==> flow/design.v <==
module	inv (A, Y);
   input A;
   output Y;
   not u1 (Y,A);
endmodule 
module	and2 (A, B, Y);
   input A, B;
   output Y;
   and u1 (Y,A,B);
endmodule 
module	and3 (A, B, C, Y);
   input A, B,C;
   output Y;
   and u1 (Y,A,B,C);
endmodule 
module	and4 (A,B,C,D, Y);
   input A,B,C,D;
   output Y;
   and u1 (Y,A,B,C,D);
endmodule 
module	and5 (A,B,C,D,E, Y);
   input A,B,C,D,E;
   output Y;
   and u1 (Y,A,B,C,D,E);
endmodule 
module	and8 (A,B,C,D,E,F,G,H, Y);
   input A,B,C,D,E,F,G,H;
   output Y;
   and u1 (Y,A,B,C,D,E,F,G,H);
endmodule 
module	nand2 (A, B, Y);
   input A, B;
   output Y;
   nand u1 (Y,A,B);
endmodule 
module	nand3 (A, B, C, Y);
   input A, B,C;
   output Y;
   nand u1 (Y,A,B,C);
endmodule 
module	nand4 (A,B,C,D, Y);
   input A,B,C,D;
   output Y;
   nand u1 (Y,A,B,C,D);
endmodule 
module	nand5 (A,B,C,D,E, Y);
   input A,B,C,D,E;
   output Y;
   nand u1 (Y,A,B,C,D,E);
endmodule 
module	nand8 (A,B,C,D,E,F,G,H, Y);
   input A,B,C,D,E,F,G,H;
   output Y;
   nand u1 (Y,A,B,C,D,E,F,G,H);
endmodule 
module	xor2 (A, B, Y);
   input A, B;
   output Y;
   xor u1 (Y,A,B);
endmodule 
module	xor3 (A, B, C, Y);
   input A, B,C;
   output Y;
   xor u1 (Y,A,B,C);
endmodule 
module	xor4 (A,B,C,D, Y);
   input A,B,C,D;
   output Y;
   xor u1 (Y,A,B,C,D);
endmodule 
module	xor5 (A,B,C,D,E, Y);
   input A,B,C,D,E;
   output Y;
   xor u1 (Y,A,B,C,D,E);
endmodule 
module	xor8 (A,B,C,D,E,F,G,H, Y);
   input A,B,C,D,E,F,G,H;
   output Y;
   xor u1 (Y,A,B,C,D,E,F,G,H);
endmodule 
module	nor2 (A, B, Y);
   input A, B;
   output Y;
   nor u1 (Y,A,B);
endmodule 
module	or2 (A, B, Y);
   input A, B;
   output Y;
   or u1 (Y,A,B);
endmodule 
module	or8 (A,B,C,D,E,F,G,H, Y);
   input A,B,C,D,E,F,G,H;
   output Y;
   or u1 (Y,A,B,C,D,E,F,G,H);
endmodule 
module	c1908 (InDataBus, InCheckBits, InExtSynBits,
				    ContE, ContB, ContF, ContG, ContH, ContK, ContL,
				    OutDataBus, OutSynCheckBits,
				    ByteParLo, ByteParHi, UncorrError);
   input [15:0] 	InDataBus;
   output [15:0] 	OutDataBus;
   input [5:0] 	InCheckBits;
   output [5:0] 	OutSynCheckBits;
   input [3:0] 	InExtSynBits;
   input 	ContE, ContB, ContF, ContG, ContH, ContK, ContL;
   output 	ByteParLo, ByteParHi, UncorrError;
   TopLevel1908 Ckt1908(InDataBus, InCheckBits, InExtSynBits,
				    ContE, ContB, ContF, ContG, ContH, ContK, ContL,
				    OutDataBus, OutSynCheckBits,
				    ByteParLo, ByteParHi, UncorrError);
endmodule  
module TopLevel1908(InDataBus, InCheckBits, InExtSynBits,
				    ContE, ContB, ContF, ContG, ContH, ContK, ContL,
				    OutDataBus, OutSynCheckBits,
				    ByteParLo, ByteParHi, UncorrError);
   input [15:0]  InDataBus;
   input [5:0]	  InCheckBits;
   input [3:0]	  InExtSynBits;
   input		  ContE, ContB, ContF, ContG, ContH, ContK, ContL;
   output [15:0] OutDataBus;
   output [5:0]  OutSynCheckBits;
   output		  ByteParLo, ByteParHi, UncorrError;
   wire [5:0]	  SynBits, NewSynBits, Not_NewSynBits, AllExtSynBits;
   wire		  ContIntM, ContIntP, CorrectionFlag;
   wire		  CorrectionFlagLo, CorrectionFlagHi;
   wire		  InDBParityLo, InDBParityHi;
   wire [15:0]	  DecodedSyn;
   wire [11:0]	  ProductSyn;
   SyndromeGenerator M1(InDataBus, InCheckBits, ContB, ContG, ContH,
			SynBits, InDBParityLo, InDBParityHi);
   ModifySyndrome M2(SynBits, InExtSynBits, InCheckBits, ContE, ContG, ContH,
		     NewSynBits, Not_NewSynBits, AllExtSynBits,
		     ContIntM, ContIntP);
   SyndromeDecode M3(NewSynBits, Not_NewSynBits, ContIntM, ContIntP,
		     ContE, ContB, ContF, ContG, ContH, ContK, ContL,
		     DecodedSyn, ProductSyn,
		     CorrectionFlag, CorrectionFlagLo, CorrectionFlagHi);
   DataBusCorrect M4(InDataBus, DecodedSyn, OutDataBus);
   SynCheckGenerator M5(SynBits, AllExtSynBits, CorrectionFlag, ContE, ContF, ContB,
			OutSynCheckBits);
   ByteParity M6(InDBParityHi, InCheckBits[3], CorrectionFlagHi, ContB, ContL,
		 ByteParHi);
   ByteParity M7(InDBParityLo, InCheckBits[5], CorrectionFlagLo, ContB, ContK,
		 ByteParLo);
   UncorrErrorGenerator M8(ProductSyn, Not_NewSynBits, CorrectionFlagHi, CorrectionFlagLo,
			   InCheckBits[1], InCheckBits[4],			   
			   ContE, ContF, ContB, ContG, ContH, ContIntM, ContIntP,
			   UncorrError);
endmodule  
module SyndromeGenerator(InDataBus, InCheckBits, ContB, ContG, ContH,
				    SynBits, InDBParityLo, InDBParityHi);
   input [15:0] InDataBus;
   input [5:0]	 InCheckBits;
   input		 ContB, ContG, ContH;
   output [5:0] SynBits;
   output		 InDBParityLo, InDBParityHi;
   wire         line0, line1, line2, line3, line4, line5, line6, line7, line8, line9, line10, 
                   line11, line12, line13, line14, line15, line16, line17, line18, line19, line20,
                   line21, line22, line23, line24, line25, line26, line27, line28, line29, line30, 
                   line31, line32, line33, line34, line35, line36, line37, line38, line39, line40,
                   line41, line42, line43, line44, line45, line46, line47, line48, line49, line50, 
                   line51, line52, line53, line54, line55, line56, line57, line58, line59, line60,
                   line61, line62, line63, line64, line65, line66, line67, line68, line69, line70, 
                   line71, line72, line73, line74, line75, line76, line77, line78, line79,
                   line80, line81, line82, line83, line84, line85, line86, line87, line88, line89, 
                   line90, line91, line92, line93;
  wire         Not_ContB, Not_ContH;
  wire         temp0, temp1, temp2, temp3, temp4, temp5;
   wire [15:0]	 NotInDataBus;
   inv UM1_0( .A(ContB), .Y(Not_ContB) );
   inv UM1_1( .A(ContH), .Y(Not_ContH) );
   and3 UM1_2( .A(InCheckBits[0]), .B(ContG), .C(Not_ContB), .Y(temp0) );
   and3 UM1_3( .A(InCheckBits[1]), .B(Not_ContH), .C(Not_ContB), .Y(temp1) );
   and3 UM1_4( .A(InCheckBits[2]), .B(Not_ContH), .C(Not_ContB), .Y(temp2) );
   and2 UM1_5( .A(InCheckBits[3]), .B(Not_ContB), .Y(temp3) );
   and3 UM1_6( .A(InCheckBits[4]), .B(ContG), .C(Not_ContB), .Y(temp4) );
   and2 UM1_7( .A(InCheckBits[5]), .B(Not_ContB), .Y(temp5) );
   inv UM1_8( .A(InDataBus[0]), .Y(NotInDataBus[0]) ),
      UM1_9( .A(InDataBus[1]), .Y(NotInDataBus[1]) ),
      UM1_10( .A(InDataBus[2]), .Y(NotInDataBus[2]) ),
      UM1_11( .A(InDataBus[3]), .Y(NotInDataBus[3]) ),
      UM1_12( .A(InDataBus[4]), .Y(NotInDataBus[4]) ),
      UM1_13( .A(InDataBus[5]), .Y(NotInDataBus[5]) ),
      UM1_14( .A(InDataBus[6]), .Y(NotInDataBus[6]) ),
      UM1_15( .A(InDataBus[7]), .Y(NotInDataBus[7]) ),
      UM1_16( .A(InDataBus[8]), .Y(NotInDataBus[8]) ),
      UM1_17( .A(InDataBus[9]), .Y(NotInDataBus[9]) ),
      UM1_18( .A(InDataBus[10]), .Y(NotInDataBus[10]) ),
      UM1_19( .A(InDataBus[11]), .Y(NotInDataBus[11]) ),
      UM1_20( .A(InDataBus[12]), .Y(NotInDataBus[12]) ),
      UM1_21( .A(InDataBus[13]), .Y(NotInDataBus[13]) ),
      UM1_22( .A(InDataBus[14]), .Y(NotInDataBus[14]) ),
      UM1_23( .A(InDataBus[15]), .Y(NotInDataBus[15]) );
   xor2 UM1_46( .A(NotInDataBus[7]), .B(NotInDataBus[5]), .Y(line46) );
   xor2 UM1_47( .A(line46), .B(NotInDataBus[2]), .Y(line47) );
   xor2 UM1_48( .A(NotInDataBus[14]), .B(NotInDataBus[9]), .Y(line48) );
   xor2 UM1_49( .A(line48), .B(NotInDataBus[11]), .Y(line49) );
   xor2 UM1_50( .A(line47), .B(line49), .Y(line50) );
   xor2 UM1_51( .A(line50), .B(temp0), .Y(SynBits[0]) );
   xor2 UM1_38( .A(NotInDataBus[8]), .B(NotInDataBus[13]), .Y(line38) );
   xor2 UM1_39( .A(line38), .B(NotInDataBus[15]), .Y(line39) );
   xor2 UM1_40( .A(NotInDataBus[14]), .B(temp1), .Y(line40) );
   xor2 UM1_41( .A(line40), .B(NotInDataBus[10]), .Y(line41) );
   xor2 UM1_42( .A(line39), .B(line41), .Y(line42) );
   xor2 UM1_43( .A(NotInDataBus[7]), .B(NotInDataBus[4]), .Y(line43) );
   xor2 UM1_44( .A(line43), .B(NotInDataBus[1]), .Y(line44) );
   xor2 UM1_45( .A(line42), .B(line44), .Y(SynBits[1]) );
   xor2 UM1_24( .A(NotInDataBus[0]), .B(temp2), .Y(line24) );
   xor2 UM1_25( .A(NotInDataBus[12]), .B(NotInDataBus[11]), .Y(line25) );
   xor2 UM1_26( .A(line25), .B(NotInDataBus[10]), .Y(line26) );
   inv UM1_27( .A(line26), .Y(line27) );
   xor2 UM1_28( .A(NotInDataBus[15]), .B(NotInDataBus[14]), .Y(line28) );
   xor2 UM1_29( .A(line28), .B(NotInDataBus[9]), .Y(line29) );
   xor2 UM1_30( .A(line27), .B(line29), .Y(line30) );
   xor2 UM1_31( .A(NotInDataBus[6]), .B(NotInDataBus[5]), .Y(line31) );
   xor2 UM1_32( .A(line31), .B(NotInDataBus[4]), .Y(line32) );
   inv UM1_33( .A(line32), .Y(line33) );
   xor2 UM1_34( .A(line30), .B(line33), .Y(line34) );
   inv UM1_35( .A(line34), .Y(line35) );
   inv UM1_36( .A(line24), .Y(line36) );
   xor2 UM1_37( .A(line36), .B(line35), .Y(SynBits[2]) );
   xor2 UM1_76( .A(NotInDataBus[3]), .B(NotInDataBus[13]), .Y(line76) );
   xor2 UM1_77( .A(line76), .B(temp3), .Y(line77) );
   xor2 UM1_78( .A(NotInDataBus[2]), .B(NotInDataBus[1]), .Y(line78) );
   xor2 UM1_79( .A(line78), .B(NotInDataBus[0]), .Y(line79) );
   xor2 UM1_80( .A(NotInDataBus[15]), .B(NotInDataBus[14]), .Y(line80) );
   xor2 UM1_81( .A(line80), .B(NotInDataBus[9]), .Y(line81) );
   inv UM1_82( .A(line81), .Y(line82) );
   xor2 UM1_83( .A(line79), .B(line82), .Y(line83) );
   xor2 UM1_84( .A(line83), .B(line27), .Y(line84) );
   inv UM1_85( .A(line84), .Y(line85) );
   xor2 UM1_86( .A(line77), .B(line85), .Y(SynBits[3]) );
   xor2 UM1_52( .A(NotInDataBus[8]), .B(NotInDataBus[13]), .Y(line52) );
   xor2 UM1_53( .A(line52), .B(NotInDataBus[15]), .Y(line53) );
   inv UM1_54( .A(line53), .Y(line54) );
   xor2 UM1_55( .A(NotInDataBus[9]), .B(NotInDataBus[6]), .Y(line55) );
   xor2 UM1_56( .A(line55), .B(NotInDataBus[3]), .Y(line56) );
   inv UM1_57( .A(line56), .Y(line57) );
   xor2 UM1_58( .A(line54), .B(line57), .Y(line58) );
   xor2 UM1_59( .A(temp4), .B(NotInDataBus[12]), .Y(line59) );
   inv UM1_60( .A(line59), .Y(line60) );
   xor2 UM1_61( .A(line58), .B(line60), .Y(SynBits[4]) );
   xor2 UM1_62( .A(line29), .B(NotInDataBus[8]), .Y(line62) );
   xor2 UM1_63( .A(line62), .B(temp5), .Y(line63) );
   inv UM1_64( .A(line63), .Y(line64) );
   xor2 UM1_65( .A(NotInDataBus[2]), .B(NotInDataBus[1]), .Y(line65) );
   xor2 UM1_66( .A(line65), .B(NotInDataBus[0]), .Y(line66) );
   inv UM1_67( .A(line66), .Y(line67) );
   xor2 UM1_68( .A(NotInDataBus[6]), .B(NotInDataBus[5]), .Y(line68) );
   xor2 UM1_69( .A(line68), .B(NotInDataBus[4]), .Y(line69) );
   xor2 UM1_70( .A(line67), .B(line69), .Y(line70) );
   xor2 UM1_71( .A(NotInDataBus[7]), .B(NotInDataBus[3]), .Y(line71) );
   inv UM1_72( .A(line71), .Y(line72) );
   xor2 UM1_73( .A(line70), .B(line72), .Y(line73) );
   xor2 UM1_74( .A(line64), .B(line73), .Y(line74) );
   inv UM1_75( .A(line74), .Y(SynBits[5]) );
   xor2 UM1_87( .A(line67), .B(line69), .Y(line87) );
   xor2 UM1_88( .A(line87), .B(line72), .Y(InDBParityLo) );
   xor2 UM1_89( .A(NotInDataBus[12]), .B(NotInDataBus[11]), .Y(line89) );
   xor2 UM1_90( .A(line89), .B(NotInDataBus[10]), .Y(line90) );
   xor2 UM1_91( .A(line82), .B(line90), .Y(line91) );
   xor2 UM1_92( .A(NotInDataBus[13]), .B(NotInDataBus[8]), .Y(line92) );
   inv UM1_93( .A(line92), .Y(line93) );
   xor2 UM1_94( .A(line91), .B(line93), .Y(InDBParityHi) );
endmodule  
module ModifySyndrome(SynBits, InExtSynBits, InCheckBits, ContE, ContG, ContH,
				  NewSynBits, Not_NewSynBits, AllExtSynBits,
				  ContIntM, ContIntP);
   input [5:0]	 SynBits;
   input [3:0]	 InExtSynBits;
   input [5:0]	 InCheckBits;
   input		 ContE, ContG, ContH;
   output [5:0] NewSynBits, Not_NewSynBits, AllExtSynBits;
   output		 ContIntM, ContIntP;
   wire         Not_ContE, Not_ContH;
   wire         temp0, temp1, temp2, temp3, temp4, temp5, line7, line10;
   inv  UM2_0( .A(ContE), .Y(Not_ContE) );
   and2 UM2_1( .A(SynBits[0]), .B(Not_ContE), .Y(temp0) ),
        UM2_2( .A(SynBits[1]), .B(Not_ContE), .Y(temp1) ),
        UM2_3( .A(SynBits[2]), .B(Not_ContE), .Y(temp2) ),
        UM2_4( .A(SynBits[3]), .B(Not_ContE), .Y(temp3) ),
        UM2_5( .A(SynBits[4]), .B(Not_ContE), .Y(temp4) ),
        UM2_6( .A(SynBits[5]), .B(Not_ContE), .Y(temp5) );
   assign AllExtSynBits[3:0] = InExtSynBits[3:0];
   nand2 UM2_7( .A(ContG), .B(Not_ContE), .Y(line7) );
   and2 UM2_8( .A(InCheckBits[0]), .B(line7), .Y(AllExtSynBits[4]) );
   inv  UM2_9( .A(ContH), .Y(Not_ContH) );
   nand2 UM2_10( .A(Not_ContH), .B(Not_ContE), .Y(line10) );
   and2 UM2_11( .A(line10), .B(InCheckBits[2]), .Y(AllExtSynBits[5]) );
   nand2 UM2_12( .A(InCheckBits[1]), .B(line10), .Y(ContIntM) );
   nand2 UM2_13( .A(InCheckBits[4]), .B(line7), .Y(ContIntP) );
   xor2  UM2_14( .A(temp0), .B(AllExtSynBits[0]), .Y(NewSynBits[0]) ),
        UM2_15( .A(temp1), .B(AllExtSynBits[1]), .Y(NewSynBits[1]) ),
        UM2_16( .A(temp2), .B(AllExtSynBits[2]), .Y(NewSynBits[2]) ),
        UM2_17( .A(temp3), .B(AllExtSynBits[3]), .Y(NewSynBits[3]) ),
        UM2_18( .A(temp4), .B(AllExtSynBits[4]), .Y(NewSynBits[4]) ),
        UM2_19( .A(temp5), .B(AllExtSynBits[5]), .Y(NewSynBits[5]) );
   inv  UM2_20( .A(NewSynBits[0]), .Y(Not_NewSynBits[0]) ),
        UM2_21( .A(NewSynBits[1]), .Y(Not_NewSynBits[1]) ),
        UM2_22( .A(NewSynBits[2]), .Y(Not_NewSynBits[2]) ),
        UM2_23( .A(NewSynBits[3]), .Y(Not_NewSynBits[3]) ),
        UM2_24( .A(NewSynBits[4]), .Y(Not_NewSynBits[4]) ),
        UM2_25( .A(NewSynBits[5]), .Y(Not_NewSynBits[5]) );
endmodule  
module SyndromeDecode(NewSynBits, Not_NewSynBits, ContIntM, ContIntP,
				  ContE, ContB, ContF, ContG, ContH, ContK, ContL,
				  DecodedSyn, ProductSyn,
				  CorrectionFlag, CorrectionFlagLo, CorrectionFlagHi);
   input [5:0]	  NewSynBits, Not_NewSynBits;
   input		  ContIntM, ContIntP;
   input		  ContE, ContB, ContF, ContG, ContH, ContK, ContL;
   output [15:0] DecodedSyn;
   output [11:0] ProductSyn;
   output		  CorrectionFlag, CorrectionFlagLo, CorrectionFlagHi;
   wire         line0, line1, line2, line3, line4, line5, line6, line7;
   wire         Not_ContK, Not_ContL, Not_ContB, NotGH, ContIntLo, ContIntHi;
   inv  UM3_0( .A(ContK), .Y(Not_ContK) );
   inv  UM3_1( .A(ContL), .Y(Not_ContL) );  
   inv  UM3_2( .A(ContB), .Y(Not_ContB) );
   nand2 UM3_3( .A(ContG), .B(ContH), .Y(NotGH) );
   nand4 UM3_4( .A(Not_ContK), .B(ContE), .C(ContB), .D(NotGH), .Y(line4) );
   nand3 UM3_5( .A(ContF), .B(Not_ContB), .C(NotGH), .Y(line5) );
   nand2 UM3_6( .A(line4), .B(line5), .Y(ContIntLo) );
   nand4 UM3_7( .A(Not_ContL), .B(ContE), .C(ContB), .D(NotGH), .Y(line7) );
   nand2 UM3_8( .A(line7), .B(line5), .Y(ContIntHi) );
   and2 UM3_9 ( .A(ContIntM), .B(NewSynBits[5]), .Y(ProductSyn[0]) ),
       UM3_10( .A(Not_NewSynBits[0]), .B(Not_NewSynBits[1]), .Y(ProductSyn[1]) ),
       UM3_11( .A(Not_NewSynBits[4]), .B(Not_NewSynBits[2]), .Y(ProductSyn[2]) ),
       UM3_12( .A(Not_NewSynBits[0]), .B(NewSynBits[1]), .Y(ProductSyn[3]) ),
       UM3_13( .A(NewSynBits[0]), .B(Not_NewSynBits[1]), .Y(ProductSyn[4]) ),
       UM3_14( .A(NewSynBits[4]), .B(Not_NewSynBits[2]), .Y(ProductSyn[5]) ),
       UM3_15( .A(ContIntP), .B(Not_NewSynBits[3]), .Y(ProductSyn[6]) ),
       UM3_16( .A(NewSynBits[4]), .B(NewSynBits[2]), .Y(ProductSyn[7]) ),
       UM3_17( .A(ContIntM), .B(Not_NewSynBits[5]), .Y(ProductSyn[8]) ),
       UM3_18( .A(Not_NewSynBits[4]), .B(NewSynBits[2]), .Y(ProductSyn[9]) ),
       UM3_19( .A(ContIntP), .B(NewSynBits[3]), .Y(ProductSyn[10]) ),
       UM3_20( .A(NewSynBits[0]), .B(NewSynBits[1]), .Y(ProductSyn[11]) );
   and5 UM3_21( .A(ProductSyn[0]), .B(ProductSyn[10]), .C(ProductSyn[9]),
			.D(ProductSyn[1]), .E(ContIntLo), .Y(DecodedSyn[0]) ),
       UM3_22( .A(ProductSyn[0]), .B(ProductSyn[10]), .C(ProductSyn[2]),
			.D(ProductSyn[3]), .E(ContIntLo), .Y(DecodedSyn[1]) ),
       UM3_23( .A(ProductSyn[0]), .B(ProductSyn[10]), .C(ProductSyn[2]),
			.D(ProductSyn[4]), .E(ContIntLo), .Y(DecodedSyn[2]) ),
       UM3_24( .A(ProductSyn[0]), .B(ProductSyn[10]), .C(ProductSyn[5]),
			.D(ProductSyn[1]), .E(ContIntLo), .Y(DecodedSyn[3]) ),
       UM3_25( .A(ProductSyn[0]), .B(ProductSyn[6]), .C(ProductSyn[9]),
			.D(ProductSyn[3]), .E(ContIntLo), .Y(DecodedSyn[4]) ),
       UM3_26( .A(ProductSyn[0]), .B(ProductSyn[6]), .C(ProductSyn[9]),
			.D(ProductSyn[4]), .E(ContIntLo), .Y(DecodedSyn[5]) ),
       UM3_27( .A(ProductSyn[0]), .B(ProductSyn[6]), .C(ProductSyn[7]),
			.D(ProductSyn[1]), .E(ContIntLo), .Y(DecodedSyn[6]) ),
       UM3_28( .A(ProductSyn[0]), .B(ProductSyn[6]), .C(ProductSyn[2]),
			.D(ProductSyn[11]), .E(ContIntLo), .Y(DecodedSyn[7]) ),
       UM3_29( .A(ProductSyn[0]), .B(ProductSyn[6]), .C(ProductSyn[5]),
			.D(ProductSyn[3]), .E(ContIntHi), .Y(DecodedSyn[8]) ),
       UM3_30( .A(ProductSyn[0]), .B(ProductSyn[10]), .C(ProductSyn[7]),
			.D(ProductSyn[4]), .E(ContIntHi), .Y(DecodedSyn[9]) ),
       UM3_31( .A(ProductSyn[8]), .B(ProductSyn[10]), .C(ProductSyn[9]),
			.D(ProductSyn[3]), .E(ContIntHi), .Y(DecodedSyn[10]) ),
       UM3_32( .A(ProductSyn[8]), .B(ProductSyn[10]), .C(ProductSyn[9]),
			.D(ProductSyn[4]), .E(ContIntHi), .Y(DecodedSyn[11]) ),
       UM3_33( .A(ProductSyn[8]), .B(ProductSyn[10]), .C(ProductSyn[7]),
			.D(ProductSyn[1]), .E(ContIntHi), .Y(DecodedSyn[12]) ),
       UM3_34( .A(ProductSyn[8]), .B(ProductSyn[10]), .C(ProductSyn[5]),
			.D(ProductSyn[3]), .E(ContIntHi), .Y(DecodedSyn[13]) ),
       UM3_35( .A(ProductSyn[0]), .B(ProductSyn[10]), .C(ProductSyn[9]),
			.D(ProductSyn[11]), .E(ContIntHi), .Y(DecodedSyn[14]) ),
       UM3_36( .A(ProductSyn[0]), .B(ProductSyn[10]), .C(ProductSyn[7]),
			.D(ProductSyn[3]), .E(ContIntHi), .Y(DecodedSyn[15]) );
   or8 UM3_37( .A(DecodedSyn[0]), .B(DecodedSyn[1]), .C(DecodedSyn[2]),
			.D(DecodedSyn[3]), .E(DecodedSyn[4]), .F(DecodedSyn[5]),
			.G(DecodedSyn[6]), .H(DecodedSyn[7]), .Y(CorrectionFlagLo) );
   or8 UM3_38( .A(DecodedSyn[8]), .B(DecodedSyn[9]), .C(DecodedSyn[10]),
			.D(DecodedSyn[11]), .E(DecodedSyn[12]), .F(DecodedSyn[13]),
			.G(DecodedSyn[14]), .H(DecodedSyn[15]), .Y(CorrectionFlagHi) );
   or2 UM3_39( .A(CorrectionFlagLo), .B(CorrectionFlagHi), .Y(CorrectionFlag) );
endmodule  
module DataBusCorrect(InDataBus, DecodedSyn, OutDataBus);
   input [15:0]  InDataBus, DecodedSyn;
   output [15:0] OutDataBus;
   xor2 UM4_0( .A(InDataBus[0]), .B(DecodedSyn[0]), .Y(OutDataBus[0]) ),
      UM4_1( .A(InDataBus[1]), .B(DecodedSyn[1]), .Y(OutDataBus[1]) ),
      UM4_2( .A(InDataBus[2]), .B(DecodedSyn[2]), .Y(OutDataBus[2]) ),
      UM4_3( .A(InDataBus[3]), .B(DecodedSyn[3]), .Y(OutDataBus[3]) ),
      UM4_4( .A(InDataBus[4]), .B(DecodedSyn[4]), .Y(OutDataBus[4]) ),
      UM4_5( .A(InDataBus[5]), .B(DecodedSyn[5]), .Y(OutDataBus[5]) ),
      UM4_6( .A(InDataBus[6]), .B(DecodedSyn[6]), .Y(OutDataBus[6]) ),
      UM4_7( .A(InDataBus[7]), .B(DecodedSyn[7]), .Y(OutDataBus[7]) ),
      UM4_8( .A(InDataBus[8]), .B(DecodedSyn[8]), .Y(OutDataBus[8]) ),
      UM4_9( .A(InDataBus[9]), .B(DecodedSyn[9]), .Y(OutDataBus[9]) ),
      UM4_10( .A(InDataBus[10]), .B(DecodedSyn[10]), .Y(OutDataBus[10]) ),
      UM4_11( .A(InDataBus[11]), .B(DecodedSyn[11]), .Y(OutDataBus[11]) ),
      UM4_12( .A(InDataBus[12]), .B(DecodedSyn[12]), .Y(OutDataBus[12]) ),
      UM4_13( .A(InDataBus[13]), .B(DecodedSyn[13]), .Y(OutDataBus[13]) ),
      UM4_14( .A(InDataBus[14]), .B(DecodedSyn[14]), .Y(OutDataBus[14]) ),
      UM4_15( .A(InDataBus[15]), .B(DecodedSyn[15]), .Y(OutDataBus[15]) );
endmodule  
module SynCheckGenerator(SynBits, AllExtSynBits, CorrectionFlag, ContE,
					ContF, ContB, OutSynCheckBits);
   input [5:0]	 SynBits, AllExtSynBits;
   input		 CorrectionFlag;
   input		 ContE, ContF, ContB;
   output [5:0] OutSynCheckBits;
   wire         Not_ContF;
   inv  UM5_0( .A(ContF), .Y(Not_ContF) );
   SynCheckSlice UM5_1(SynBits[0], AllExtSynBits[0], CorrectionFlag, ContE,
				   Not_ContF, ContB, OutSynCheckBits[0]),
                 UM5_2(SynBits[1], AllExtSynBits[1], CorrectionFlag, ContE,
				   Not_ContF, ContB, OutSynCheckBits[1]),
                 UM5_3(SynBits[2], AllExtSynBits[2], CorrectionFlag, ContE,
				   Not_ContF, ContB, OutSynCheckBits[2]),
                 UM5_4(SynBits[3], AllExtSynBits[3], CorrectionFlag, ContE,
				   Not_ContF, ContB, OutSynCheckBits[3]),
                 UM5_5(SynBits[4], AllExtSynBits[4], CorrectionFlag, ContE,
				   Not_ContF, ContB, OutSynCheckBits[4]),
                 UM5_6(SynBits[5], AllExtSynBits[5], CorrectionFlag, ContE,
				   Not_ContF, ContB, OutSynCheckBits[5]);
endmodule  
module SynCheckSlice(SynBits_i, AllExtSynBits_i, CorrectionFlag, ContE,
				 NotContF, ContB, OutSynCheckBits_i);
   input	SynBits_i, AllExtSynBits_i;
   input	CorrectionFlag;
   input	ContE, NotContF, ContB;
   output	OutSynCheckBits_i;
   wire         line0, line1, line2 ;
   and3 SCS_0( .A(AllExtSynBits_i), .B(ContE), .C(CorrectionFlag), .Y(line0) );
   xor2  SCS_1( .A(SynBits_i), .B(line0), .Y(line1) );
   nand2 SCS_2( .A(NotContF), .B(ContB), .Y(line2) );
   and2 SCS_3( .A(line2), .B(line1), .Y(OutSynCheckBits_i) );
endmodule  
module ByteParity (InDBParity_N, InCheckBit_N, CorrectionFlag_N, ContB, Cont_N,
			    ByteParity_N);
   input	InDBParity_N, InCheckBit_N, CorrectionFlag_N;
   input	ContB, Cont_N;
   output	ByteParity_N;
   wire         line0, line1, line2, line3, line4, line5, line6, line7, line8;
   wire         Not_Cont_N, Not_ContB, Not_InDBParity_N;
   inv UM6_7_0( .A(ContB), .Y(Not_ContB) ),
      UM6_7_1( .A(Cont_N), .Y(Not_Cont_N) ),
      UM6_7_2( .A(InDBParity_N), .Y(Not_InDBParity_N) );
   nand2 UM6_7_3( .A(ContB), .B(Not_Cont_N), .Y(line3) );
   and2 UM6_7_4( .A(line3), .B(Not_InDBParity_N), .Y(line4) );
   and2 UM6_7_5( .A(CorrectionFlag_N), .B(Not_ContB), .Y(line5) );
   xor2  UM6_7_6( .A(line5), .B(line4), .Y(line6) );
   nand2 UM6_7_7( .A(InCheckBit_N), .B(Cont_N), .Y(line7) );
   and2 UM6_7_8( .A(line7), .B(ContB), .Y(line8) );
   xor2  UM6_7_9( .A(line6), .B(line8), .Y(ByteParity_N) );
endmodule  
module UncorrErrorGenerator (ProductSyn, Not_NewSynBits, CorrectionFlagHi, CorrectionFlagLo,
			     InCheckBit1, InCheckBit4,
			     ContE,ContF, ContB, ContG, ContH, ContIntM, ContIntP,
			     UncorrError);
   input [11:0]	ProductSyn;
   input [5:0]	Not_NewSynBits;
   input	InCheckBit1, InCheckBit4;	
   input	CorrectionFlagHi, CorrectionFlagLo;
   input	ContE, ContF, ContB, ContG, ContH, ContIntM, ContIntP;
   output	UncorrError;
   wire		 UESignal, ErrorFREE;
   wire         line0, line1, line2, line3, line4, line5, line6, line7, line8, line9,
		line10, line11, line12, line13, line14, line15, line16, line17, line18;
   wire         Not_ContH, Not_ContE, Not_ContB, Not_ContF, NotM, NotP, NotGH, ContIntUE, NotCorrFlagHi, NotCorrFlagLo;
   inv  UM8_0( .A(ContH), .Y(Not_ContH) ),
        UM8_1( .A(ContE), .Y(Not_ContE) ),
        UM8_2( .A(ContB), .Y(Not_ContB) ),
        UM8_3( .A(ContF), .Y(Not_ContF) ),
        UM8_4( .A(ContIntM), .Y(NotM) ),
        UM8_5( .A(ContIntP), .Y(NotP) );
   nand2 UM8_6( .A(ContG), .B(ContH), .Y(NotGH) );
   and3 UM8_7( .A(ContF), .B(Not_ContB), .C(NotGH), .Y(ContIntUE) );
   UEGen UM8_8(ProductSyn, ContIntUE, NotM, NotP, Not_NewSynBits[3], Not_NewSynBits[5],
	       UESignal);
   nand2 UM8_9( .A(Not_ContH), .B(Not_ContE), .Y(line9) ),
         UM8_10( .A(InCheckBit1), .B(line9), .Y(line10) ),
         UM8_11( .A(ContG), .B(Not_ContE), .Y(line11) ),
         UM8_12( .A(InCheckBit4), .B(line11), .Y(line12 ) );
   nand8 UM8_13( .A(Not_NewSynBits[0]), .B(Not_NewSynBits[1]), .C(Not_NewSynBits[2]),
		 .D(Not_NewSynBits[3]), .E(Not_NewSynBits[4]), .F(Not_NewSynBits[5]),
		 .G(line10), .H(line12), .Y(ErrorFREE) );
   inv  UM8_14( .A(CorrectionFlagHi), .Y(NotCorrFlagHi) ),
        UM8_15( .A(CorrectionFlagLo), .Y(NotCorrFlagLo) );
   and3 UM8_16( .A(NotCorrFlagLo), .B(NotCorrFlagHi), .C(UESignal), .Y(line16) );
   and4 UM8_17( .A(Not_ContB), .B(ErrorFREE), .C(ContF), .D(line16), .Y(line17) );
   and3 UM8_18( .A(Not_ContB), .B(ErrorFREE), .C(Not_ContF), .Y(line18) );
   nor2 UM8_19( .A(line18), .B(line17), .Y(UncorrError) );
endmodule  
module UEGen(ProductSyn, ContIntUE, NotM, NotP, NotNewSynBit3, NotNewSynBit5,
		   UESignal);
   input [11:0] ProductSyn;
   input	ContIntUE, NotM, NotP, NotNewSynBit3, NotNewSynBit5;
   output	UESignal;
   wire line0, line1, line2, line3, line4, line5, line6, line7, line8, line9;
   and2 UEG_0( .A(NotP), .B(NotNewSynBit3), .Y(line0) ),
        UEG_1( .A(NotM), .B(NotNewSynBit5), .Y(line1) );
   nand5 UEG_2( .A(ProductSyn[0]), .B(ProductSyn[6]), .C(ProductSyn[2]),
		.D(ProductSyn[1]), .E(ContIntUE), .Y(line2) ),
         UEG_3( .A(ProductSyn[8]), .B(ProductSyn[10]), .C(ProductSyn[2]),
		.D(ProductSyn[1]), .E(ContIntUE), .Y(line3) ),
         UEG_4( .A(ProductSyn[8]), .B(ProductSyn[6]), .C(ProductSyn[9]),
		.D(ProductSyn[1]), .E(ContIntUE), .Y(line4) ),
         UEG_5( .A(ProductSyn[8]), .B(ProductSyn[6]), .C(ProductSyn[2]),
		.D(ProductSyn[3]), .E(ContIntUE), .Y(line5) ),
         UEG_6( .A(ProductSyn[8]), .B(ProductSyn[6]), .C(ProductSyn[2]),
		.D(ProductSyn[4]), .E(ContIntUE), .Y(line6) ),
         UEG_7( .A(ProductSyn[8]), .B(ProductSyn[6]), .C(ProductSyn[5]),
		.D(ProductSyn[1]), .E(ContIntUE), .Y(line7) ),
         UEG_8( .A(ProductSyn[8]), .B(line0), .C(ProductSyn[2]),
		.D(ProductSyn[1]), .E(ContIntUE), .Y(line8) ),
         UEG_9( .A(line1), .B(ProductSyn[6]), .C(ProductSyn[2]),
	        .D(ProductSyn[1]), .E(ContIntUE), .Y(line9) );
   and8 UEG_10( .A(line2), .B(line3), .C(line4), .D(line5), .E(line6),
		.F(line7), .G(line8), .H(line9), .Y(UESignal) );
endmodule  
module error_correction # (
    parameter puf_sig_length     = 256,
    parameter ipid_N             = 16
)
(
    input                                clk,
    input                                rst_n,
    input        [1:0]                   pcm_instruction,
    input        [puf_sig_length-1:0]    pcm_puf_in,
    input                                pcm_puf_in_valid,
    input        [$clog2(ipid_N)-1:0]    pcm_ipid_number,
    output logic [puf_sig_length-1:0]    pcm_puf_out,
    output logic                         pcm_puf_out_valid,
    output logic                         pcm_S_c  
);  
typedef enum logic [1:0] {IDLE, PROVISION_ID, CORRECT_SIG} state_t;
state_t state_r; 
logic [(6*(puf_sig_length/16))-1:0] parity_bits [0:ipid_N-1];
wire [puf_sig_length-1:0] temp_corrected_out; 
genvar j;
generate
    for (j =0; j < puf_sig_length/16; j++) begin
        error_module errorX (.data(pcm_puf_in[((j+1)*16)-1:j*16]), .parity(parity_bits[pcm_ipid_number][((j+1)*6)-1:j*6]), .corrected_out(temp_corrected_out[((j+1)*16)-1:j*16]));
    end 
endgenerate 
always @(posedge clk) begin
    if (state_r == PROVISION_ID && pcm_puf_in_valid) begin
        for (int i = 0; i < puf_sig_length/16; i++) begin
            parity_bits[pcm_ipid_number][0+(6*i)] <= pcm_puf_in[2+(16*i)] ^ pcm_puf_in[5+(16*i)] ^ pcm_puf_in[7+(16*i)] ^ pcm_puf_in[9+(16*i)] ^ pcm_puf_in[11+(16*i)] ^ pcm_puf_in[14+(16*i)];
            parity_bits[pcm_ipid_number][1+(6*i)] <= pcm_puf_in[1+(16*i)] ^ pcm_puf_in[4+(16*i)] ^ pcm_puf_in[7+(16*i)] ^ pcm_puf_in[8+(16*i)] ^ pcm_puf_in[10+(16*i)] ^ pcm_puf_in[13+(16*i)] ^ pcm_puf_in[14+(16*i)] ^ pcm_puf_in[15+(16*i)];
            parity_bits[pcm_ipid_number][2+(6*i)] <= pcm_puf_in[0+(16*i)] ^ pcm_puf_in[4+(16*i)] ^ pcm_puf_in[5+(16*i)] ^ pcm_puf_in[6+(16*i)] ^ pcm_puf_in[9+(16*i)] ^ pcm_puf_in[10+(16*i)] ^ pcm_puf_in[11+(16*i)] ^ pcm_puf_in[12+(16*i)] ^ pcm_puf_in[14+(16*i)] ^ pcm_puf_in[15+(16*i)];
            parity_bits[pcm_ipid_number][3+(6*i)] <= pcm_puf_in[0+(16*i)] ^ pcm_puf_in[1+(16*i)] ^ pcm_puf_in[2+(16*i)] ^ pcm_puf_in[3+(16*i)] ^ pcm_puf_in[4+(16*i)] ^ pcm_puf_in[9+(16*i)] ^ pcm_puf_in[10+(16*i)] ^ pcm_puf_in[11+(16*i)] ^ pcm_puf_in[12+(16*i)] ^ pcm_puf_in[13+(16*i)] ^ pcm_puf_in[14+(16*i)] ^ pcm_puf_in[15+(16*i)];
            parity_bits[pcm_ipid_number][4+(6*i)] <= pcm_puf_in[3+(16*i)] ^ pcm_puf_in[6+(16*i)] ^ pcm_puf_in[8+(16*i)] ^ pcm_puf_in[9+(16*i)] ^ pcm_puf_in[12+(16*i)]  ^ pcm_puf_in[13+(16*i)] ^ pcm_puf_in[15+(16*i)];
            parity_bits[pcm_ipid_number][5+(6*i)] <= pcm_puf_in[0+(16*i)] ^ pcm_puf_in[1+(16*i)] ^ pcm_puf_in[2+(16*i)] ^ pcm_puf_in[3+(16*i)] ^ pcm_puf_in[4+(16*i)] ^ pcm_puf_in[5+(16*i)] ^ pcm_puf_in[6+(16*i)] ^ pcm_puf_in[7+(16*i)] ^ pcm_puf_in[8+(16*i)] ^ pcm_puf_in[9+(16*i)] ^ pcm_puf_in[14+(16*i)] ^ pcm_puf_in[15+(16*i)];                 
        end 
    end
end
always @(posedge clk, negedge rst_n) begin
    if (~rst_n) begin
        state_r <= IDLE; 
        pcm_puf_out_valid <= 0;
        pcm_puf_out <= 0; 
        pcm_S_c <= 0; 
    end 
    else begin
        case (state_r) 
            IDLE : begin
                pcm_S_c <= 0; 
                pcm_puf_out_valid <= 0;
                pcm_puf_out_valid <= 0;
                if (pcm_instruction == 2'b01) begin
                    state_r <= PROVISION_ID; 
                end 
                else if (pcm_instruction == 2'b10) begin
                    state_r <= CORRECT_SIG; 
                end 
            end 
            PROVISION_ID : begin  
                if (pcm_puf_in_valid) begin 
                    pcm_S_c <= 1; 
                    if (pcm_instruction == 2'b00) begin 
                        state_r <= IDLE; 
                        pcm_S_c <= 0; 
                    end 
                end 
            end 
            CORRECT_SIG : begin
                pcm_puf_out <= temp_corrected_out; 
                pcm_puf_out_valid <= 1;
                if (pcm_instruction == 2'b00) begin
                    state_r <= IDLE; 
                end 
            end 
        endcase 
    end 
end 
endmodule 
module error_module (
    input   [15:0]  data, 
    input   [5:0]   parity, 
    output logic [15:0]  corrected_out
    );
	wire ContG = 1'b1;
	wire ContH = 1'b0;
	wire ContB = 1'b0;
	wire ContE = 1'b0;
	wire ContF = 1'b1;
	wire ContK = 1'b1;
	wire ContL = 1'b1;
    wire ByteParLo1, ByteParHi1;
	wire UncorrError1;
    wire [5 :0] OutSynCheckBits;
	c1908 error_correction_1 (.InDataBus(data), .InCheckBits(parity), .InExtSynBits(4'b0000), 
	.ContE(ContE), .ContB(ContB), .ContF(ContF), .ContG(ContG), .ContH(ContH), .ContK(ContK), .ContL(ContL),
	.OutDataBus(corrected_out), .ByteParLo(ByteParLo1), .ByteParHi(ByteParHi1), .UncorrError(UncorrError1),
	.OutSynCheckBits(OutSynCheckBits));
endmodule
## Step by step through the tools: error_correction

Tool output for the design above, in the order of the flow.
Lines are those of the file above, counted from 1.
Operators carry their Yosys type and port widths (W data, S select, Z words).
Library cell names are shortened.
The mark -- stands for no value.

| set-up | value |
|---|---|
| top module | error_correction |
| clock input | clk |
| library | sky130hd |
| timing corner | tt_025C_1v80 |

## Word-level counts

Source: Yosys, flattened and elaborated, memories not mapped. Widths are those after wreduce. Registers that Yosys merges into a memory's read port (data or address) are not register bits. Print and check cells do not count. Equal cells are merged and count once.
Memory sizes are those after Yosys's memory passes, which may raise the word count (mostly to a power of two), join words into wider ones and drop unused or constant bits.

| bit counts | value |
|---|---|
| output and inout bits | 258 |
| bits of input ports | 265 |
| RAM bits | 1,536 |
| bits in registers | 260 |
| cells after elaboration | 2,925 |
| memories kept | 1 |

Memory list:

| name | words | bits a word | read ports | write ports | line | source |
|---|---|---|---|---|---|---|
| parity_bits | 16 | 96 | 1 | 1 | 531 | `logic [(6*(puf_sig_length/16))-1:0] parity_bits [0:ipid_N-1];` |

| cells by class | value |
|---|---|
| equality and inequality tests | 6 |
| reduce/logical cells | 8 |
| bitwise operators | 2,800 |
| muxes and demuxes | 106 |

Operators with widths:

| kind | count |
|---|---|
| $mux W96 | 96 |
| $xor A1 B1 Y1 | 1,648 |
| $and A1 B1 Y1 | 608 |
| $not A1 Y1 | 544 |
| $mux W2 | 4 |
| $pmux W2 S3 | 1 |
| $eq A2 B1 Y1 const B | 2 |
| $eq A2 B2 Y1 const B | 2 |
| $logic_not A2 Y1 | 2 |
| $reduce_bool A2 Y1 | 2 |
| $pmux W1 S2 | 2 |
| $ne A3 B3 Y1 const B | 1 |
| $reduce_and A3 Y1 | 1 |
| $reduce_bool A3 Y1 | 1 |
| $mux W1 | 3 |
| $ne A2 B2 Y1 const B | 1 |
| $reduce_and A2 Y1 | 1 |
| $logic_and A1 B1 Y1 | 1 |

## Depth

Yosys ltp: most cells in a row. Word level: on the elaborated netlist, between registers, memories and ports. Mapped: between sequential cells and ports; inverters and the memories' decode and read muxes count.

| logic depth | value |
|---|---|
| word-level depth | 13 |
| ABC_AREA | 0 |
| mapped depth | 14 |

## Synthesis result

Source: synth_stat.txt of the flow (Yosys; design flattened, memories mapped). It holds for the ABC_AREA given above (unset counts as 0); a run with the other value may have another netlist.

Cells by type:

| cell type | count | area in all (µm²) |
|---|---|---|
| edfxtp_1 | 1,536 | 4.61E+04 |
| mux4_2 | 431 | 9,706.81 |
| dfrtp_1 | 260 | 6,506.24 |
| xnor2_1 | 405 | 3.55E+03 |
| xnor3_1 | 118 | 2.66E+03 |
| xor2_1 | 176 | 1.54E+03 |
| mux4_1 | 41 | 1.08E+03 |
| nor2_1 | 249 | 934.646 |
| a21oi_1 | 178 | 890.854 |
| xor3_1 | 23 | 546.774 |
| nand3_1 | 98 | 490.47 |
| nand4_1 | 67 | 419.152 |
| a31oi_1 | 66 | 412.896 |
| clkbuf_1 | 99 | 371.606 |
| a2111o_1 | 28 | 315.302 |
| nand2_1 | 80 | 300.288 |
| buf_6 | 25 | 281.52 |
| or3_1 | 43 | 269.008 |

Not listed: further types 55, cells in them 538.

| mapped netlist | value |
|---|---|
| mapped cells | 4,461 |
| sequential area | 52,656.8 µm² |
| synthesis area | 80,572.3 µm² |
| buffer cells | 209 |
| mapped flip-flops | 1,797 |

By module: a second synthesis without flattening, with its own total; a netlist apart from the flattened one above.

| unflattened totals | value |
|---|---|
| cells (unflattened synthesis) | 8,257 |
| area total of the unflattened synthesis | 101,218.3 µm² |

Each row is one instance without its submodules.

Modules:

| module | seq. area (µm²) | cells | times used | area (µm²) |
|---|---|---|---|---|
| error_correction | 52,656.8 | 3,361 | 1 | 72,130.4 |
| xor2 | 0.0 | 1 | 1,424 | 8.8 |
| and2 | 0.0 | 1 | 576 | 6.3 |
| inv | 0.0 | 1 | 928 | 3.8 |
| and5 | 0.0 | 3 | 256 | 12.5 |
| nand5 | 0.0 | 2 | 128 | 11.3 |
| nand2 | 0.0 | 1 | 352 | 3.8 |
| and3 | 0.0 | 1 | 208 | 6.3 |
| or8 | 0.0 | 3 | 32 | 16.3 |
| ModifySyndrome | 0.0 | 4 | 16 | 30.0 |
| nand8 | 0.0 | 3 | 16 | 18.8 |
| and8 | 0.0 | 3 | 16 | 16.3 |
| nand4 | 0.0 | 1 | 32 | 6.3 |
| and4 | 0.0 | 1 | 16 | 8.8 |

Further modules, not shown: 14.

## Worst setup path after synthesis

Path of least setup slack by OpenSTA after synthesis, without wires, with an ideal clock, recovery checks aside; 20% of the period is set as input and as output delay. Where synthesis merged equal registers, the netlist keeps one of their names.

| path post-synthesis | value |
|---|---|
| kind | input to register |
| start | input port pcm_ipid_number[1] |
| end | memory parity_bits[0][0] |
| time at the first pin | 1.000 ns |
| path delay | 8.720 ns |
| buffers on the path | 7 |
| external input delay | 1.000 ns |
| stages | 9 |
| arrival time | 9.052 ns |
| period | 5.0 ns |
| setup slack | -4.721 ns |
| required time | 4.332 ns |
| synthesis period reached | 9.721 ns |

"path delay" = arrival - input delay + setup time.
"stages" counts driving pins, that of a launching flip-flop among them; a cell with two outputs on the path counts twice.
"synthesis period reached" = period - worst setup slack (recovery checks aside). The figure is calculated, with input and output delays left at 20% of the set period.

| on the way, post-synthesis | value |
|---|---|
| path through | buf_4 buf_6 buf_4 buf_2 buf_4 buf_2 buf_2 or3_1 nor3_1 |

Ends and longest elaborated chain, post-synthesis:

| element | line | source |
|---|---|---|
| start, declared | 524 | `input        [$clog2(ipid_N)-1:0]    pcm_ipid_number,` |
| end, declared | 531 | `logic [(6*(puf_sig_length/16))-1:0] parity_bits [0:ipid_N-1];` |

Chain of elaborated cells between the ends: none given.

## Path in the finished layout

From the final timing report of run B: the path of least setup slack in the routed layout; clock arrival at registers is part of the times.

| path after layout | value |
|---|---|
| kind | input to register |
| start | input port pcm_ipid_number[0] |
| end | register pcm_puf_out[140] |
| stages | 9 |
| arrival time | 4.89 ns |
| time at the first pin | 1.31 ns |
| setup slack | 2.29 ns |
| buffers on the path | 2 |
| required time | 7.19 ns |
| external input delay | 1.31 ns |
| period | 6.53 ns |

The rows between start and end are the longest chain of elaborated cells between them; the timing report does not say that the signal goes this way. Where chains are equally long, one stands for them.
Each line given opens the expression or statement behind the cell; cells for indexed reads and writes are added by Yosys, which also makes memories of some case tables.
A memory read counts as a cell of the chain, while the word-level depth stops at memories.

| on the way, after layout | value |
|---|---|
| path through | buf_8 buf_4 mux4_2 mux4_2 xnor3_1 nor4_1 nand3_1 xor2_1 a21oi_1 |
| length of the longest elaborated chain | 9 |
| elaborated cells between the ends (all ways) | 25 |

Ends and longest elaborated chain, after layout:

| element | line | source |
|---|---|---|
| start, declared | 524 | `input        [$clog2(ipid_N)-1:0]    pcm_ipid_number,` |
| $mem_v2 Z16 W96 | 531 | `logic [(6*(puf_sig_length/16))-1:0] parity_bits [0:ipid_N-1];` |
| $xor A1 B1 Y1 x4 | 59 | `xor u1 (Y,A,B);` |
| $not A1 Y1 | 4 | `not u1 (Y,A);` |
| $and A1 B1 Y1 | 9 | `and u1 (Y,A,B);` |
| $and A1 B1 Y1 | 24 | `and u1 (Y,A,B,C,D,E);` |
| $xor A1 B1 Y1 | 59 |  |
| end, assigned | 555 | `pcm_puf_out <= 0;` |
| end, assigned | 581 | `pcm_puf_out <= temp_corrected_out;` |
| end, declared | 525 | `output logic [puf_sig_length-1:0]    pcm_puf_out,` |

Hand-over note for error_correction

Settings and measured results of 3 stored flow runs for module error_correction (sky130hd), not sorted in any way. The constraints put input and output delay at 20% of the set period each and load the outputs with 0.01 pF.
"period achieved" = clock period - worst setup slack. The figure is calculated, with input and output delays left at 20% of the set period.
"critical path time" is the time allowed to the run's worst setup path (the clock period less input and output delay, where it has them) less its slack. Clock arrival times count: a late capture clock shortens it, a late launch clock lengthens it.
"total design power" rests on the timing tool's default activity at the inputs, not on a simulated workload.
A setting shown as -- is not set for that run.
A result given as -- is not shown for that run.

| run name | ABC_AREA | CORE_ASPECT_RATIO | CORE_MARGIN | CORE_UTILIZATION | CTS_CLUSTER_DIAMETER | GPL_TIMING_DRIVEN | HOLD_SLACK_MARGIN | MAX_ROUTING_LAYER | MIN_ROUTING_LAYER | PLACE_DENSITY_LB_ADDON | period_ns | CAP_MARGIN | SLEW_MARGIN | PLACE_DENSITY | CELL_PAD_IN_SITES_DETAIL_PLACEMENT | TNS_END_PERCENT | post-synthesis cell area (µm²) | die outline area (µm²) | standard-cell area after layout (µm²) | utilization after layout (%) | worst setup slack after layout (ns) | final setup TNS (ns) | total design power (W) | period achieved (ns) | critical path time (ns) | worst path kind |
|---|---|---|---|---|---|---|---|---|---|---|---|---|---|---|---|---|---|---|---|---|---|---|---|---|---|---|
| run A | 1 | 0.53 | 4 | 40 | 199 | 0 | -0.07 | met4 | met2 | 0.06 | 5.0 | 20 | 20 | -- | -- | -- | -- | -- | -- | -- | -- | -- | -- | -- | -- | -- |
| run B | -- | -- | 2 | 40 | -- | -- | -- | -- | -- | -- | 6.53 | 20 | 20 | 0.6 | -- | -- | 80,572.3 | 205,037.0 | 95,665.5 | 47.8 | 2.293 | 0.000 | 0.034718 | 4.237 | 2.93 | input to register |
| run C | -- | -- | 2 | 40 | -- | 0 | -- | -- | met2 | -- | 5.0 | 20 | 20 | -- | 1 | 75 | 80,572.3 | 205,037.0 | 99,242.7 | 49.6 | 0.114 | 0.000 | 0.048337 | 4.886 | 3.89 | input to register |

Run A: did not finish, routing stopped with GRT-0116

End of note.
